==> flow/design.v <==
module ADD_step1
  (
   input  [31:0] floating_point1_in,
   input  [31:0] floating_point2_in,
   output 	 sign_shifted,
   output [25:0] frac_shifted,
   output 	 sign_not_shifted,
   output [25:0] frac_not_shifted,
   output [7:0]  exp_max
   );
   reg  [7:0] 	 unsigned_exp_diff;
   reg 		 cmp_out;  
   wire [31:0] 	 floating_point_shift;
   wire [31:0] 	 floating_point_not_shift;
   reg  [31:0] 	 shifted_floating_point;
   int_compare cmp_exponents (
			      .exp1(floating_point1_in[30:23]), 
			      .exp2(floating_point2_in[30:23]),
			      .u_diff(unsigned_exp_diff),
			      .cmp_out(cmp_out)
			      );
   assign floating_point_shift = cmp_out ? floating_point1_in : floating_point2_in;
   assign floating_point_not_shift = cmp_out ? floating_point2_in : floating_point1_in;
   assign exp_max = cmp_out ? floating_point2_in[30:23] : floating_point1_in[30:23];
   right_shift shift_frac_with_smaller_exp (
	       .fraction({1'b1, floating_point_shift[22:0], 2'b0}),
	       .shift_amount(unsigned_exp_diff),
	       .result(frac_shifted)
	       );
   assign frac_not_shifted = {1'b1, floating_point_not_shift[22:0], 2'b0};
   assign sign_not_shifted = floating_point_not_shift[31];
   assign sign_shifted     = floating_point_shift[31];
endmodule
module ADD_step2
  (
   input  [25:0] frac1,
   input         sign1,
   input  [25:0] frac2,
   input         sign2,
   input  [7:0]  exp_max_in, 
   output        sign_out,
   output [25:0] sum,
   output        carry_out,
   output reg [7:0]  exp_max_out
   );
   reg [26:0] 	 frac1_signed;
   reg [26:0] 	 frac2_signed;
   reg [26:0] 	 sum_signed;
   always_comb begin : exp_max_assignment
      if(sum_signed == 0) exp_max_out = 8'b00000000;
      else exp_max_out = exp_max_in;
   end
   u_to_s change_to_signed1(
			    .sign(sign1),
			    .frac_unsigned(frac1),
			    .frac_signed(frac1_signed)
			    );
   u_to_s change_to_signed2(
			    .sign(sign2),
			    .frac_unsigned(frac2),
			    .frac_signed(frac2_signed)
			    );
  adder_26b add_signed_fracs(
			     .frac1(frac1_signed),
			     .frac2(frac2_signed),
			     .sum(sum_signed),
			     .ovf(carry_out)
			     );
   s_to_u change_to_unsigned(
			     .frac_signed(sum_signed),
			     .sign(sign_out),
			     .frac_unsigned(sum)
			     );
endmodule
module ADD_step3
  (
   input 	 ovf_in,
   input 	 unf_in,
   input 	 dz,  
   input 	 inv,
   input [2:0] 	 frm,
   input [7:0] 	 exponent_max_in,
   input 	 sign_in,
   input [25:0]  frac_in,
   input 	 carry_out,
   output [31:0] floating_point_out,
   output [4:0]  flags
   );
   wire        inexact;
   wire        sign;
   wire [7:0]  exponent;
   wire [22:0] frac;
   assign {sign, exponent, frac} = floating_point_out;
   reg [7:0] exp_minus_shift_amount;
   reg [25:0] shifted_frac;
   reg [7:0]  shifted_amount;
   reg [7:0]  exp_out;
   reg        ovf;
   reg        unf;
   left_shift shift_left (
			  .fraction(frac_in),
			  .result(shifted_frac),
			  .shifted_amount(shifted_amount)
			  );
   subtract SUB (
		 .exp1(exponent_max_in),
		 .shifted_amount(shifted_amount),
		 .result(exp_minus_shift_amount)
		 );
   reg [24:0] round_this;
   always_comb begin
      ovf = 0;
      unf = 0;
      if(carry_out == 1) begin
	 round_this = frac_in[25:1];
	 exp_out    = exponent_max_in + 1;
	 if((exponent_max_in == 8'b11111110) && (~unf_in)) ovf = 1;
      end
      else begin
	 round_this = shifted_frac[24:0];
	 exp_out    = exp_minus_shift_amount;
	 if(({1'b0, exponent_max_in} < shifted_amount) && (~ovf_in)) unf = 1;
      end
   end
   reg [31:0] round_out;
   logic round_flag;
   rounder ROUND (
		  .frm(frm),
		  .sign(sign_in),
		  .exp_in(exp_out),
		  .fraction(round_this),
		  .round_out(round_out),
		  .rounded(round_flag)
		  );
   assign inexact                  = ovf_in | ovf | unf_in | unf | round_flag;
   assign flags                    = {inv, dz, (ovf | ovf_in), (unf | unf_in), inexact};
   assign floating_point_out[31]   = round_out[31];
   assign floating_point_out[30:0] = inv    ? 31'b1111111101111111111111111111111 :
				     ovf_in ? 31'b1111111100000000000000000000000 :
				     ovf    ? 31'b1111111100000000000000000000000 :
				     unf_in ? 31'b0000000000000000000000000000000 :
				     unf    ? 31'b0000000000000000000000000000000 :
				     round_out[30:0];
endmodule
module MUL_step1
  (
   input  [31:0] fp1_in,
   input  [31:0] fp2_in,
   output        sign1,
   output        sign2,
   output [7:0]  exp1,
   output [7:0]  exp2,
   output [25:0] product,
   output        carry_out
   );
   assign sign1 = fp1_in[31];
   assign sign2 = fp2_in[31];
   assign exp1  = fp1_in[30:23];
   assign exp2  = fp2_in[30:23];
   mul_26b MUL (
		.frac_in1({1'b1, fp1_in[22:0], 2'b00}),
		.frac_in2({1'b1, fp2_in[22:0], 2'b00}),
		.frac_out(product),
		.overflow(carry_out)
		);
endmodule  
module MUL_step2
  (
   input        sign1,
   input        sign2,
   input  [7:0] exp1,
   input  [7:0] exp2,
   output       sign_out,
   output [7:0] sum_exp,
   output reg   ovf,
   output reg   unf,
   input        carry
   );
   adder_8b add_EXPs(
		     .carry(carry),
		     .exp1(exp1),
		     .exp2(exp2),
		     .sum(sum_exp),
		     .ovf(ovf),
		     .unf(unf)
		     );
   assign sign_out = sign1 ^ sign2;
endmodule
module int_compare(
	input      [7:0] exp1,
	input      [7:0] exp2,
	output     [7:0] u_diff,
	output reg       cmp_out
);
wire [8:0] u_exp1 = {1'b0, exp1};
wire [8:0] u_exp2 = {1'b0, exp2}; 
reg  [8:0] diff;
assign u_diff = diff[7:0];
always_comb begin 
	diff = u_exp1 - u_exp2;
	case(diff[8]) 
		1'b0: cmp_out = 1'b0;
		1'b1: begin
		      cmp_out = 1'b1; 
		      diff = -diff;
		      end
	endcase
end 
endmodule
module right_shift(
	input      [25:0] fraction,
	input      [7:0]  shift_amount,
	output reg [25:0] result
);
	always_comb begin
		case(shift_amount)
			0 : result = fraction;
			1 : result =  {1'd0, fraction[25:1]}; 
			2 : result =  {2'd0, fraction[25:2]};
			3 : result =  {3'd0, fraction[25:3]};
			4 : result =  {4'd0, fraction[25:4]};
			5 : result =  {5'd0, fraction[25:5]};
			6 : result =  {6'd0, fraction[25:6]};
			7 : result =  {7'd0, fraction[25:7]};
			8 : result =  {8'd0, fraction[25:8]};
			9 : result =  {9'd0, fraction[25:9]};
			10: result = {10'd0, fraction[25:10]}; 
			11: result = {11'd0, fraction[25:11]};
			12: result = {12'd0, fraction[25:12]};
			13: result = {13'd0, fraction[25:13]};
			14: result = {14'd0, fraction[25:14]};
			15: result = {15'd0, fraction[25:15]};
			16: result = {16'd0, fraction[25:16]};
			17: result = {17'd0, fraction[25:17]};
			18: result = {18'd0, fraction[25:18]};
			19: result = {19'd0, fraction[25:19]};
			20: result = {20'd0, fraction[25:20]};
			21: result = {21'd0, fraction[25:21]};
			22: result = {22'd0, fraction[25:22]};
			23: result = {23'd0, fraction[25:23]};
			24: result = {24'd0, fraction[25:24]};
			25: result = {25'd0, fraction[25]};
		   default: result = 26'd0;
	        endcase
	end
endmodule
module u_to_s(
	input             sign,
	input      [25:0] frac_unsigned,
	output reg [26:0] frac_signed
);
always_comb begin
	frac_signed = {1'b0, frac_unsigned};
	if(sign == 1) begin
		frac_signed = -frac_signed;
	end
end
endmodule
module s_to_u(
	input      [26:0] frac_signed,
	output reg        sign,
	output     [25:0] frac_unsigned
);
reg [26:0] rfrac_signed;
assign frac_unsigned = rfrac_signed[25:0];
always_comb begin
        sign = 0;
	rfrac_signed = frac_signed;
	if(frac_signed[26] == 1) begin
		rfrac_signed = -frac_signed;
		sign         = 1;
	end
end
endmodule
module adder_26b(
	input      [26:0] frac1,
	input      [26:0] frac2, 
	output reg [26:0] sum, 
	output reg        ovf
);
always_comb begin 
   sum = frac1 + frac2;
   ovf = 0;
   if(frac1[26] == 1 && frac2[26]== 1 && sum[26] == 0) begin
      ovf = 1;
      sum[26] = 1;
   end
   if(frac1[26] == 0 && frac2[26]== 0 && sum[26] == 1) begin
      ovf = 1;
      sum[26] = 0;
   end
end
endmodule
module mul_26b
(
 input  [25:0] frac_in1,
 input  [25:0] frac_in2,
 output [25:0] frac_out,
 output        overflow
 );
   reg 	[51:0] frac_out_52b;
   assign overflow = frac_out_52b[51];
   assign frac_out = frac_out_52b[50:25];
   always_comb begin : MULTIPLY
      frac_out_52b = frac_in1 * frac_in2;
   end
endmodule   
module adder_8b(
	input carry,
	input [7:0]  exp1,
	input [7:0]  exp2, 
	output [7:0] sum, 
	output 	     ovf,
	output 	     unf
);
   reg [7:0] 	     r_exp1;
   reg [7:0] 	     r_exp2;
   reg [7:0] 	     r_sum;
   always_comb begin
      r_exp1 = exp1 - 8'b10000000;
      r_exp2 = exp2 - 8'b10000000;
      r_sum  = r_exp1 + r_exp2;
   end
   assign sum = (exp1 + exp2) - 8'b10000000;  
   assign ovf = r_sum[7] && ~r_exp1[7] && ~r_exp2[7];
   assign unf = ((carry != 1) || (sum != 8'b11111111)) && (~r_sum[7] && r_exp1[7] && r_exp2[7]);
endmodule
module subtract
(
 input  [7:0] exp1,
 input  [7:0] shifted_amount,
 output [7:0] result
);
   reg [8:0]  u_exp1;
   reg [8:0]  u_shifted_amount;
   reg [8:0]  u_result;
always_comb   begin
   u_exp1           = {1'b0, exp1};
   u_shifted_amount = {1'b0,shifted_amount};
   u_result         = u_exp1 - u_shifted_amount;
end
   assign result = u_result[7:0];
endmodule  
module rounder(
	       input      [2:0]  frm,
	       input 		 sign,
	       input      [7:0]  exp_in,
	       input      [24:0] fraction,
	       output reg [31:0] round_out,
	       output            rounded
	       );
   reg        round_amount;
   localparam RNE = 3'b000;
   localparam RZE = 3'b001;
   localparam RDN = 3'b010;
   localparam RUP = 3'b011;
   localparam RMM = 3'b100;
   always_comb begin
      round_amount = 0;
      if(fraction[24:2] != '1) begin
	 if(frm == RNE) begin
	    if(fraction[1:0] == 2'b11)
	      round_amount = 1;
	 end
	 else if(frm == RZE) begin
	    round_amount = 0;
	 end
	 else if(frm == RDN) begin
	 if(sign == 1 && ((fraction[0] == 1) || (fraction[1] == 1)))
	    round_amount = 1;
	 end
	 else if(frm == RUP) begin
	    if(sign == 0 && ((fraction[0] == 1) || (fraction[1] == 1)))
	      round_amount = 1;
	 end
	 else if(frm == RMM) begin
	    if(fraction[1] == 1)
	      round_amount = 1;
	 end
      end  
   end  
   assign rounded   = round_amount;
   assign round_out = {sign, exp_in, fraction[24:2] + round_amount};
endmodule
module left_shift(
	input      [25:0] fraction,
	output reg [25:0] result,
	output reg [7:0] shifted_amount
);
	always_comb begin
	        result = fraction; 
	        shifted_amount = 0;
		casez(fraction) 
			26'b01????????????????????????: begin result = {fraction[24:0], 1'd0}; shifted_amount = 1;  end
			26'b001???????????????????????: begin result = {fraction[23:0], 2'd0}; shifted_amount = 2;  end
			26'b0001??????????????????????: begin result = {fraction[22:0], 3'd0}; shifted_amount = 3;  end 
			26'b00001?????????????????????: begin result = {fraction[21:0], 4'd0}; shifted_amount = 4;  end
			26'b000001????????????????????: begin result = {fraction[20:0], 5'd0}; shifted_amount = 5;  end
			26'b0000001???????????????????: begin result = {fraction[19:0], 6'd0}; shifted_amount = 6;  end
			26'b00000001??????????????????: begin result = {fraction[18:0], 7'd0}; shifted_amount = 7;  end 
			26'b000000001?????????????????: begin result = {fraction[17:0], 8'd0}; shifted_amount = 8;  end
			26'b0000000001????????????????: begin result = {fraction[16:0], 9'd0}; shifted_amount = 9;  end
			26'b00000000001???????????????: begin result = {fraction[15:0],10'd0}; shifted_amount = 10; end
			26'b000000000001??????????????: begin result = {fraction[14:0],11'd0}; shifted_amount = 11; end
			26'b0000000000001?????????????: begin result = {fraction[13:0],12'd0}; shifted_amount = 12; end
			26'b00000000000001????????????: begin result = {fraction[12:0],13'd0}; shifted_amount = 13; end
			26'b000000000000001???????????: begin result = {fraction[11:0],14'd0}; shifted_amount = 14; end
			26'b0000000000000001??????????: begin result = {fraction[10:0],15'd0}; shifted_amount = 15; end
			26'b00000000000000001?????????: begin result = {fraction[9:0], 16'd0}; shifted_amount = 16; end
			26'b000000000000000001????????: begin result = {fraction[8:0], 17'd0}; shifted_amount = 17; end
			26'b0000000000000000001???????: begin result = {fraction[7:0], 18'd0}; shifted_amount = 18; end
			26'b00000000000000000001??????: begin result = {fraction[6:0], 19'd0}; shifted_amount = 19; end
			26'b000000000000000000001?????: begin result = {fraction[5:0], 20'd0}; shifted_amount = 20; end
			26'b0000000000000000000001????: begin result = {fraction[4:0], 21'd0}; shifted_amount = 21; end
			26'b00000000000000000000001???: begin result = {fraction[3:0], 22'd0}; shifted_amount = 22; end
			26'b000000000000000000000001??: begin result = {fraction[2:0], 23'd0}; shifted_amount = 23; end
			26'b0000000000000000000000001?: begin result = {fraction[1:0], 24'd0}; shifted_amount = 24; end
			26'b00000000000000000000000001: begin result = {fraction[0],   25'd0}; shifted_amount = 25; end
		endcase
	end
endmodule
module FPU_top_level
(
 input 	       clk,
 input 	       nrst,
 input  [31:0] floating_point1,
 input  [31:0] floating_point2,
 input  [2:0]  frm,
 input  [6:0]  funct7,
 output [31:0] floating_point_out,
 output [4:0]  flags
 );
   reg [2:0]   frm2;
   reg [2:0]   frm3;
   reg [6:0]   funct7_2;
   reg [6:0]   funct7_3;
   localparam ADD = 7'b0100000;
   localparam MUL = 7'b0000010;
   reg 	       sign_shifted;
   reg [25:0]  frac_shifted;
   reg 	       sign_not_shifted;
   reg [25:0]  frac_not_shifted;
   reg [7:0]   exp_max;
   reg         mul_sign1;
   reg         mul_sign2;
   reg [7:0]   mul_exp1;
   reg [7:0]   mul_exp2;
   reg [25:0]  product;
   reg         mul_carry_out;
   reg [61:0]  step1_to_step2;
   reg [61:0]  nxt_step1_to_step2;
   reg        add_sign_out;
   reg [25:0] add_sum;
   reg 	      add_carry_out;
   reg [7:0]  add_exp_max;
   reg        mul_sign_out;
   reg [7:0]  sum_exp;
   reg        mul_ovf;
   reg        mul_unf;
   reg        inv;
   reg        inv2;
   reg        inv3;
   reg [37:0] step2_to_step3;
   reg [37:0] nxt_step2_to_step3;
        ADD_step1 addStep1(
			   .floating_point1_in(floating_point1),
			   .floating_point2_in(floating_point2),
			   .sign_shifted(sign_shifted),
			   .frac_shifted(frac_shifted),
			   .sign_not_shifted(sign_not_shifted),
			   .frac_not_shifted(frac_not_shifted),
			   .exp_max(exp_max)
			   );
        MUL_step1 mulStep1(
			   .fp1_in(floating_point1),
			   .fp2_in(floating_point2),
			   .sign1(mul_sign1),
			   .sign2(mul_sign2),
			   .exp1(mul_exp1),
			   .exp2(mul_exp2),
			   .product(product),
			   .carry_out(mul_carry_out)
			   );
   always_comb begin : check_for_invalid_op
      inv = 0;
      if(funct7 == ADD) begin
	 if((floating_point1[30:0] == 31'h7F800000) && 
	    (floating_point2[30:0] == 31'h7F800000) && 
	    (floating_point1[31] ^ floating_point2[31])) begin
	        inv = 1;
	 end
      end
      if(funct7 == MUL) begin
	 if(((floating_point1[30:0] == 31'h00000000)  &&
	     (floating_point2[30:0] == 31'h7F800000)) ||
	    ((floating_point1[30:0] == 31'h7F800000)  &&
	     (floating_point2[30:0] == 31'h00000000))) begin
	        inv = 1;
	 end
      end
   end  
   always_comb begin : select_op_step1to2
      nxt_step1_to_step2 = '0;
      case(funct7)
	ADD: begin
	   nxt_step1_to_step2[61]    = sign_shifted;
	   nxt_step1_to_step2[60:35] = frac_shifted;
	   nxt_step1_to_step2[34]    = sign_not_shifted;
	   nxt_step1_to_step2[33:8]  = frac_not_shifted;
	   nxt_step1_to_step2[7:0]   = exp_max;
	end
	MUL: begin
	   nxt_step1_to_step2[61]    = mul_sign1;
	   nxt_step1_to_step2[60]    = mul_sign2;
           nxt_step1_to_step2[59:52] = mul_exp1;
	   nxt_step1_to_step2[51:44] = mul_exp2;
	   nxt_step1_to_step2[43:18] = product;
	   nxt_step1_to_step2[17]    = mul_carry_out;
	end
      endcase  
   end  
   always_ff @ (posedge clk, negedge nrst) begin : STEP1_to_STEP2
      if(nrst == 0) begin
         frm2           <= 0;
	 step1_to_step2 <= 0;
         funct7_2       <= 0;
	 inv2           <= 0;
      end
      else begin
         frm2           <= frm;
	 step1_to_step2 <= nxt_step1_to_step2;
	 funct7_2       <= funct7;
	 inv2           <= inv;
      end
   end 
	 ADD_step2 add_step2 (
			      .frac1(step1_to_step2[60:35]),     
			      .sign1(step1_to_step2[61]),        
			      .frac2(step1_to_step2[33:8]),      
			      .sign2(step1_to_step2[34]),        
			      .exp_max_in(step1_to_step2[7:0]),  
			      .sign_out(add_sign_out),
			      .sum(add_sum),
			      .carry_out(add_carry_out),
			      .exp_max_out(add_exp_max)
			      );
         MUL_step2 mul_step2 (
			      .sign1(step1_to_step2[61]),    
			      .sign2(step1_to_step2[60]),    
			      .exp1(step1_to_step2[59:52]),  
			      .exp2(step1_to_step2[51:44]),  
			      .sign_out(mul_sign_out),
			      .sum_exp(sum_exp),
			      .ovf(mul_ovf),
			      .unf(mul_unf),
			      .carry(step1_to_step2[17])
			      );
   always_comb begin : select_op_step2to3
      nxt_step2_to_step3 = '0;
      case(funct7_2)
	ADD: begin
	   nxt_step2_to_step3[37:36]= 2'b00;
	   nxt_step2_to_step3[35]   = add_sign_out;
	   nxt_step2_to_step3[34:9] = add_sum;
	   nxt_step2_to_step3[8]    = add_carry_out;
	   nxt_step2_to_step3[7:0]  = add_exp_max;
	end
	MUL: begin
	   nxt_step2_to_step3[37]   = mul_ovf;
       	   nxt_step2_to_step3[36]   = mul_unf;	      
	   nxt_step2_to_step3[35]   = mul_sign_out;
	   nxt_step2_to_step3[34:9] = step1_to_step2[43:18];  
	   nxt_step2_to_step3[8]    = step1_to_step2[17];     
	   nxt_step2_to_step3[7:0]  = sum_exp;
	end
      endcase  
   end  
   always_ff @ (posedge clk, negedge nrst) begin : STEP2_to_STEP3
      if(nrst == 0) begin
	 funct7_3       <= 0;
         step2_to_step3 <= 0;
	 frm3           <= 0;
	 inv3           <= 0;
      end
      else begin
	 funct7_3       <= funct7_2;
	 step2_to_step3 <= nxt_step2_to_step3;
	 frm3           <= frm2;
	 inv3           <= inv2;
      end 
   end  
   reg o;
   always_comb begin
      if((step2_to_step3[7:0] == 8'b11111111) && (step2_to_step3[36] == 1'b0) && (step2_to_step3[8] == 0)) o = 1;
      else o = step2_to_step3[37]; 
   end
   ADD_step3 step3 (
		    .ovf_in(o),
		    .unf_in(step2_to_step3[36]),
		    .dz(1'b0),
		    .inv(inv3),
		    .frm(frm3),
		    .exponent_max_in(step2_to_step3[7:0]),
		    .sign_in(step2_to_step3[35]),
		    .frac_in(step2_to_step3[34:9]),
		    .carry_out(step2_to_step3[8]),
		    .floating_point_out(floating_point_out),
		    .flags(flags)
		    );
 endmodule
==> Step by step through the tools: FPU_top_level <==
Module FPU_top_level before and after one edit of its RTL, step after step.
Lines under "before" count in the file above, lines under "after" in the edited file.
"change" is "after" less "before", of the values as shown.
Library cell names are shortened.
{ "setup": {"design": "FPU_top_level", "clk_port": "clk", "lib": "sky130hd", "lib_corner": "tt_025C_1v80"} }

==> The edit <==
The edit as a unified diff against the file above.
The edited RTL no longer does the same as the RTL above: the edit was made by script, with no optimisation intended.
begin of diff
@@ -158,10 +158,16 @@
    assign exp1  = fp1_in[30:23];
    assign exp2  = fp2_in[30:23];
+   wire carry_out_p, carry_out_n;
+   wire [25:0] product_p, product_n;
    mul_26b MUL (
 		.frac_in1({1'b1, fp1_in[22:0], 2'b00}),
 		.frac_in2({1'b1, fp2_in[22:0], 2'b00}),
-		.frac_out(product),
-		.overflow(carry_out)
+		.frac_out(product_p),
+		.overflow(carry_out_p)
 		);
+   mul_26b MUL_2 (.frac_in1(~({1'b1, fp1_in[22:0], 2'b00})), .frac_in2({1'b1, fp2_in[22:0], 2'b00}),
+       .frac_out(product_n), .overflow(carry_out_n));
+   assign carry_out = carry_out_p ^ carry_out_n;
+   assign product = product_p ^ product_n;
 endmodule  
 module MUL_step2
end of diff

==> Elaborated design <==
Source: Yosys, flattened and elaborated, memories not mapped. Widths are those after wreduce; folded enables and synchronous resets count as part of the registers. Registers that Yosys merges into a memory's read port (data or address) are not register bits. Print and check cells do not count. Equal cells are merged and count once.
{ "bits": {"columns": ["item", "before", "after", "change"], "rows": [
  ["regBits", 115, 115, 0],
  ["out_inout_bits", 37, 37, 0]
]} }
{ "op_classes": {"columns": ["item", "before", "after", "change"], "rows": [
  ["addsub", 14, 14, 0],
  ["multipliers", 1, 2, 1],
  ["n_cmp", 1, 1, 0],
  ["n_eq", 65, 65, 0],
  ["n_mux", 59, 59, 0],
  ["logic", 19, 22, 3],
  ["n_reduce_logical", 27, 27, 0]
]} }
{ "ops": {"columns": ["cell", "before", "after", "change"], "rows": [
  ["bitwise XOR 1 bit", 2, 3, 1],
  ["multiplier 26 x 24 -> 50 bit", 0, 1, 1],
  ["NOT 26 bit", 0, 1, 1],
  ["bitwise XOR 26 bit", 0, 1, 1],
  ["2-to-1 mux 1 bit", 26, 26, 0],
  ["logical AND 1 bit", 19, 19, 0],
  ["NOT 1 bit", 12, 12, 0],
  ["== test 8 x 5 -> 1 bit with constant B", 10, 10, 0],
  ["== test 8 x 4 -> 1 bit with constant B", 8, 8, 0],
  ["parallel mux 1 bit (select 2 bit)", 7, 7, 0],
  ["2-to-1 mux 31 bit", 5, 5, 0],
  ["bitwise OR 1 bit", 5, 5, 0],
  ["== test 8 x 3 -> 1 bit with constant B", 4, 4, 0],
  ["2-to-1 mux 8 bit", 4, 4, 0],
  ["parallel mux 8 bit (select 2 bit)", 4, 4, 0],
  ["logical OR 1 bit", 3, 3, 0],
  ["subtractor 8 bit with constant B", 3, 3, 0],
  ["adder 8 bit", 2, 2, 0],
  ["== test 3 x 1 -> 1 bit with constant B", 2, 2, 0],
  ["== test 3 x 2 -> 1 bit with constant B", 2, 2, 0],
  ["== test 31 bit with constant B", 2, 2, 0],
  ["== test 7 x 2 -> 1 bit with constant B", 2, 2, 0],
  ["== test 7 x 6 -> 1 bit with constant B", 2, 2, 0],
  ["== test 8 x 1 -> 1 bit with constant B", 2, 2, 0],
  ["== test 8 x 2 -> 1 bit with constant B", 2, 2, 0],
  ["== test 8 bit with constant B", 2, 2, 0],
  ["zero test 31 bit", 2, 2, 0],
  ["2-to-1 mux 27 bit", 2, 2, 0]
]} }
The list need not be complete.

==> Logic depth <==
Longest topological path by Yosys (ltp), each cell counted once; first at word level (registers and memories cut), then after technology mapping (sequential cells cut; the memories' decode and read muxes count).
{ "logic_depth": {"columns": ["item", "before", "after", "change"], "rows": [
  ["ltp_word", 17, 17, 0],
  ["abc_area", "0", "0", null],
  ["depth_mapped", 29, 31, 2]
]} }

==> After synthesis <==
Source: synth_stat.txt of the flow (Yosys; design flattened, memories mapped). It holds for the ABC_AREA given above (unset counts as 0); a run with the other value may have another netlist.
{ "synth_totals": {"columns": ["item", "before", "after", "change"], "rows": [
  ["mapped_cells", 4220, 6239, 2019],
  ["synth_area_um2", 33672.3, 51662.0, 17989.7],
  ["flip_flops", 113, 113, 0],
  ["buf_cells", 313, 407, 94]
]} }
{ "types": {"columns": ["type", "before", "after", "change"], "rows": [
  ["inv_1", 637, 1172, 535],
  ["fa_1", 489, 990, 501],
  ["nor2_1", 170, 489, 319],
  ["ha_1", 228, 414, 186],
  ["nand2_1", 518, 655, 137],
  ["nand2b_1", 32, 169, 137],
  ["a21oi_1", 156, 237, 81],
  ["and2_1", 256, 190, -66],
  ["a21o_1", 30, 94, 64],
  ["clkbuf_1", 286, 346, 60],
  ["xnor2_1", 108, 150, 42],
  ["buf_1", 10, 48, 38],
  ["o22ai_1", 128, 97, -31],
  ["nor2b_1", 17, 46, 29],
  ["nor4_1", 52, 29, -23],
  ["mux2i_1", 40, 17, -23],
  ["xor2_1", 52, 67, 15],
  ["o31ai_1", 29, 41, 12]
]} }
The list need not be complete.
By module: a second synthesis without flattening, with its own total; a netlist apart from the flattened one above.
{ "hier_totals": {"columns": ["item", "before", "after", "change"], "rows": [
  ["cells_unflattened", 4545, 7236, 2691],
  ["hier_area_um2", 39177.6, 62212.2, 23034.6]
]} }
Rows give one instance, submodules left out.
{ "modules_before": {"columns": ["module", "n_inst", "cells", "area_um2", "seq_area_um2"], "rows": [
  ["mul_26b", 1, 2323, 21197.8, 0.0],
  ["FPU_top_level", 1, 279, 4107.7, 2877.8],
  ["left_shift", 1, 539, 3219.3, 0.0],
  ["right_shift", 1, 460, 3079.2, 0.0],
  ["adder_26b", 1, 203, 1447.6, 0.0],
  ["u_to_s", 2, 86, 678.2, 0.0],
  ["ADD_step3", 1, 131, 1064.8, 0.0],
  ["ADD_step1", 1, 67, 872.1, 0.0],
  ["s_to_u", 1, 76, 601.8, 0.0],
  ["rounder", 1, 80, 576.8, 0.0],
  ["adder_8b", 1, 59, 516.7, 0.0],
  ["int_compare", 1, 68, 485.5, 0.0],
  ["subtract", 1, 48, 327.8, 0.0],
  ["ADD_step2", 1, 19, 172.7, 0.0]
]} }
before: Modules not listed: 2.
{ "modules_after": {"columns": ["module", "n_inst", "cells", "area_um2", "seq_area_um2"], "rows": [
  ["mul_26b", 2, 2482, 21954.8, 0.0],
  ["FPU_top_level", 1, 279, 4107.7, 2877.8],
  ["left_shift", 1, 539, 3219.3, 0.0],
  ["right_shift", 1, 460, 3079.2, 0.0],
  ["adder_26b", 1, 203, 1447.6, 0.0],
  ["u_to_s", 2, 86, 678.2, 0.0],
  ["ADD_step3", 1, 131, 1064.8, 0.0],
  ["ADD_step1", 1, 67, 872.1, 0.0],
  ["s_to_u", 1, 76, 601.8, 0.0],
  ["rounder", 1, 80, 576.8, 0.0],
  ["adder_8b", 1, 59, 516.7, 0.0],
  ["int_compare", 1, 68, 485.5, 0.0],
  ["MUL_step1", 1, 70, 465.4, 0.0],
  ["subtract", 1, 48, 327.8, 0.0]
]} }
after: Modules not listed: 2.

==> Timing after synthesis <==
OpenSTA on the mapped netlist: ideal clock, no wires. The path of least setup slack (recovery checks aside). Input and output delay are each 20% of the period. Register names are those of the netlist, which keeps one name where synthesis merged equal registers.
{ "synth_path": {"columns": ["item", "before", "after", "change"], "rows": [
  ["path_kind", "input to register", "input to register", null],
  ["from", "in floating_point2[4]", "in floating_point2[0]", null],
  ["to", "reg step1_to_step2[17]", "reg step1_to_step2[17]", null],
  ["period_ns", 10.0, 10.0, 0.0],
  ["input_delay_ns", 2.000, 2.000, 0.000],
  ["setup_ns", 0.138, 0.138, 0.000],
  ["t_first_pin_ns", 2.000, 2.000, 0.000],
  ["arrival_time_ns", 8.737, 9.125, 0.388],
  ["required_ns", 9.862, 9.862, 0.000],
  ["setup_slack_ns", 1.125, 0.737, -0.388],
  ["delay_ns", 6.875, 7.263, 0.388],
  ["stages", 29, 29, 0],
  ["path_buffers", 2, 3, 1],
  ["period_less_setup_slack_ns", 8.875, 9.263, 0.388]
]} }
"delay_ns" is the arrival time less input delay plus setup time.
"stages": output pins that drive a net of the path, with the launching flip-flop's if there is one; two outputs of one cell count as two.
"period_less_setup_slack_ns" = period - worst setup slack (recovery checks aside). The figure is calculated, with input and output delays left at 20% of the set period.
Between the ends stands the longest chain of elaborated cells between them, by number of cells; it is not shown to be the way that was timed. Of several equally long chains one is given.
Each line given opens the expression or statement behind the cell; cells for indexed reads and writes are added by Yosys, which also makes memories of some case tables.
{ "synth_between_before": {"cell_sequence": "clkbuf_1 -> clkbuf_1 -> nand2_1 -> fa_1 -> inv_1 -> fa_1 -> inv_1 -> fa_1 -> inv_1 -> fa_1 -> inv_1 -> fa_1 -> inv_1 -> fa_1 -> inv_1 -> fa_1 -> inv_1 -> ha_1 -> a211oi_1 -> o211ai_1 -> nand2_1 -> o21ai_0 -> o21ai_0 -> o211ai_1 -> a2111oi_0 -> o31ai_1 -> a21oi_1 -> xnor2_1 -> o22ai_1", "elab_chain_len": 2, "cells_between": 2, "classes_between": "mul: 1; mux: 1"} }
{ "synth_lines_before": {"columns": ["item", "line", "source"], "rows": [
  ["start, declared", 427, "input  [31:0] floating_point2,"],
  ["multiplier 24 x 24 -> 48 bit", 305, "frac_out_52b = frac_in1 * frac_in2;"],
  ["parallel mux 1 bit (select 2 bit)", 504, "case(funct7)"],
  ["end, assigned", 525, "step1_to_step2 <= 0;"],
  ["end, assigned", 531, "step1_to_step2 <= nxt_step1_to_step2;"],
  ["end, declared", 450, "reg [61:0]  step1_to_step2;"]
]} }
{ "synth_between_after": {"cell_sequence": "clkbuf_1 -> inv_1 -> clkbuf_1 -> buf_1 -> nor2_1 -> fa_1 -> fa_1 -> inv_1 -> fa_1 -> fa_1 -> inv_1 -> fa_1 -> fa_1 -> inv_1 -> fa_1 -> inv_1 -> ha_1 -> nand4_1 -> nor3_1 -> nand4_1 -> a32oi_1 -> a311oi_1 -> o21ai_0 -> a31o_2 -> a21oi_1 -> o21bai_1 -> xnor2_1 -> xnor2_1 -> o22ai_1", "elab_chain_len": 3, "cells_between": 4, "classes_between": "mul: 2; mux: 1; logic: 1"} }
{ "synth_lines_after": {"columns": ["item", "line", "source"], "rows": [
  ["start, declared", 433, "input  [31:0] floating_point2,"],
  ["multiplier 24 x 24 -> 48 bit", 311, "frac_out_52b = frac_in1 * frac_in2;"],
  ["bitwise XOR 1 bit", 170, "assign carry_out = carry_out_p ^ carry_out_n;"],
  ["parallel mux 1 bit (select 2 bit)", 510, "case(funct7)"],
  ["end, assigned", 531, "step1_to_step2 <= 0;"],
  ["end, assigned", 537, "step1_to_step2 <= nxt_step1_to_step2;"],
  ["end, declared", 456, "reg [61:0]  step1_to_step2;"]
]} }

==> Worst path after layout <==
From the final timing report of each run of pair A: the path of least setup slack in the routed layout; clock arrival at registers is part of the times.
{ "layout_path": {"columns": ["item", "before", "after", "change"], "rows": [
  ["path_kind", "input to register", "input to register", null],
  ["from", "in floating_point2[1]", "in floating_point2[10]", null],
  ["to", "reg step1_to_step2[34]", "reg step1_to_step2[27]", null],
  ["period_ns", 10.0, 10.0, 0.0],
  ["input_delay_ns", 2.00, 2.00, 0.00],
  ["setup_ns", 0.13, 0.16, 0.03],
  ["t_first_pin_ns", 2.00, 2.00, 0.00],
  ["arrival_time_ns", 9.48, 9.97, 0.49],
  ["required_ns", 10.30, 10.27, -0.03],
  ["setup_slack_ns", 0.81, 0.31, -0.50],
  ["stages", 26, 30, 4],
  ["path_buffers", 3, 3, 0]
]} }
Between the ends stands the longest chain of elaborated cells between them, by number of cells; it is not shown to be the way that was timed. Of several equally long chains one is given.
{ "layout_between_before": {"cell_sequence": "clkdlybuf4s50_1 -> buf_4 -> nand2_1 -> fa_1 -> inv_1 -> fa_1 -> inv_1 -> fa_1 -> fa_1 -> inv_1 -> fa_1 -> fa_1 -> inv_1 -> fa_1 -> inv_1 -> ha_1 -> nand3_1 -> or2_2 -> nor4b_1 -> o21ai_0 -> buf_4 -> o21ai_0 -> or3_1 -> a21bo_2 -> xor2_1 -> o22ai_1", "elab_chain_len": 2, "cells_between": 2, "classes_between": "mul: 1; mux: 1"} }
{ "layout_lines_before": {"columns": ["item", "line", "source"], "rows": [
  ["start, declared", 427, "input  [31:0] floating_point2,"],
  ["multiplier 24 x 24 -> 48 bit", 305, "frac_out_52b = frac_in1 * frac_in2;"],
  ["parallel mux 1 bit (select 2 bit)", 504, "case(funct7)"],
  ["end, assigned", 525, "step1_to_step2 <= 0;"],
  ["end, assigned", 531, "step1_to_step2 <= nxt_step1_to_step2;"],
  ["end, declared", 450, "reg [61:0]  step1_to_step2;"]
]} }
{ "layout_between_after": {"cell_sequence": "clkdlybuf4s50_1 -> buf_12 -> inv_1 -> buf_4 -> nor2_1 -> fa_1 -> fa_1 -> inv_1 -> fa_1 -> inv_1 -> fa_1 -> inv_1 -> fa_1 -> inv_1 -> fa_1 -> inv_1 -> fa_1 -> inv_1 -> ha_1 -> a21oi_1 -> o211ai_1 -> a211o_1 -> and2_1 -> a21o_1 -> a31oi_1 -> o21bai_1 -> a21o_1 -> a21oi_1 -> xnor2_1 -> o22ai_1", "elab_chain_len": 3, "cells_between": 4, "classes_between": "mul: 2; mux: 1; logic: 1"} }
{ "layout_lines_after": {"columns": ["item", "line", "source"], "rows": [
  ["start, declared", 433, "input  [31:0] floating_point2,"],
  ["multiplier 24 x 24 -> 48 bit", 311, "frac_out_52b = frac_in1 * frac_in2;"],
  ["bitwise XOR 26 bit", 171, null],
  ["parallel mux 16 bit (select 2 bit)", 510, "case(funct7)"],
  ["end, assigned", 531, "step1_to_step2 <= 0;"],
  ["end, assigned", 537, "step1_to_step2 <= nxt_step1_to_step2;"],
  ["end, declared", 456, "reg [61:0]  step1_to_step2;"]
]} }

==> Measured runs <==
Runs of the flow (Yosys, OpenROAD) on both versions; the two runs of a pair have the same settings. The constraints put input and output delay at 20% of the set period each and load the outputs with 0.01 pF.
{ "settings_pair_A": {"CORE_UTILIZATION": 40, "period_ns": 10.0, "CAP_MARGIN": 20, "CORE_MARGIN": 2, "SLEW_MARGIN": 20} }
{ "measured_pair_A": {"columns": ["item", "before", "after", "change"], "rows": [
  ["yosys.chip_area_um2", 33672.3, 51662.0, 17989.7],
  ["design_die_area_um2", 86518.3, 132045.0, 45526.7],
  ["final_cell_area_um2", 37035.5, 56531.7, 19496.2],
  ["layout_utilization_pct", 44.3, 44.2, -0.1],
  ["timing.setup.ws_ns", 0.815, 0.305, -0.510],
  ["setupTns_ns", 0.000, 0.000, 0.000],
  ["fin_hold_ws_ns", 0.353, 0.347, -0.006],
  ["period_less_ws_ns", 9.185, 9.695, 0.510]
]} }
{ "settings_pair_B": {"CORE_ASPECT_RATIO": 1.57, "CORE_MARGIN": 3, "CORE_UTILIZATION": 28, "CTS_CLUSTER_DIAMETER": 191, "GPL_ROUTABILITY_DRIVEN": 1, "GPL_TIMING_DRIVEN": 1, "HOLD_SLACK_MARGIN": 0.27, "SETUP_SLACK_MARGIN": 0.53, "TNS_END_PERCENT": 60, "period_ns": 7.35, "CAP_MARGIN": 20, "SLEW_MARGIN": 20} }
{ "measured_pair_B": {"columns": ["item", "before", "after", "change"], "rows": [
  ["yosys.chip_area_um2", 33672.3, 51662.0, 17989.7],
  ["design_die_area_um2", 124560.0, 189828.0, 65268.0],
  ["final_cell_area_um2", 43621.8, 64825.9, 21204.1],
  ["layout_utilization_pct", 36.7, 35.5, -1.2],
  ["timing.setup.ws_ns", -0.642, -0.686, -0.044],
  ["setupTns_ns", -9.217, -13.067, -3.850],
  ["fin_hold_ws_ns", 0.346, 0.353, 0.007],
  ["period_less_ws_ns", 7.992, 8.036, 0.044]
]} }
"period_less_ws_ns" is the run's clock period less its worst setup slack. It is reckoned from that one timing run; input and output delays stay at 20% of the period that was set.
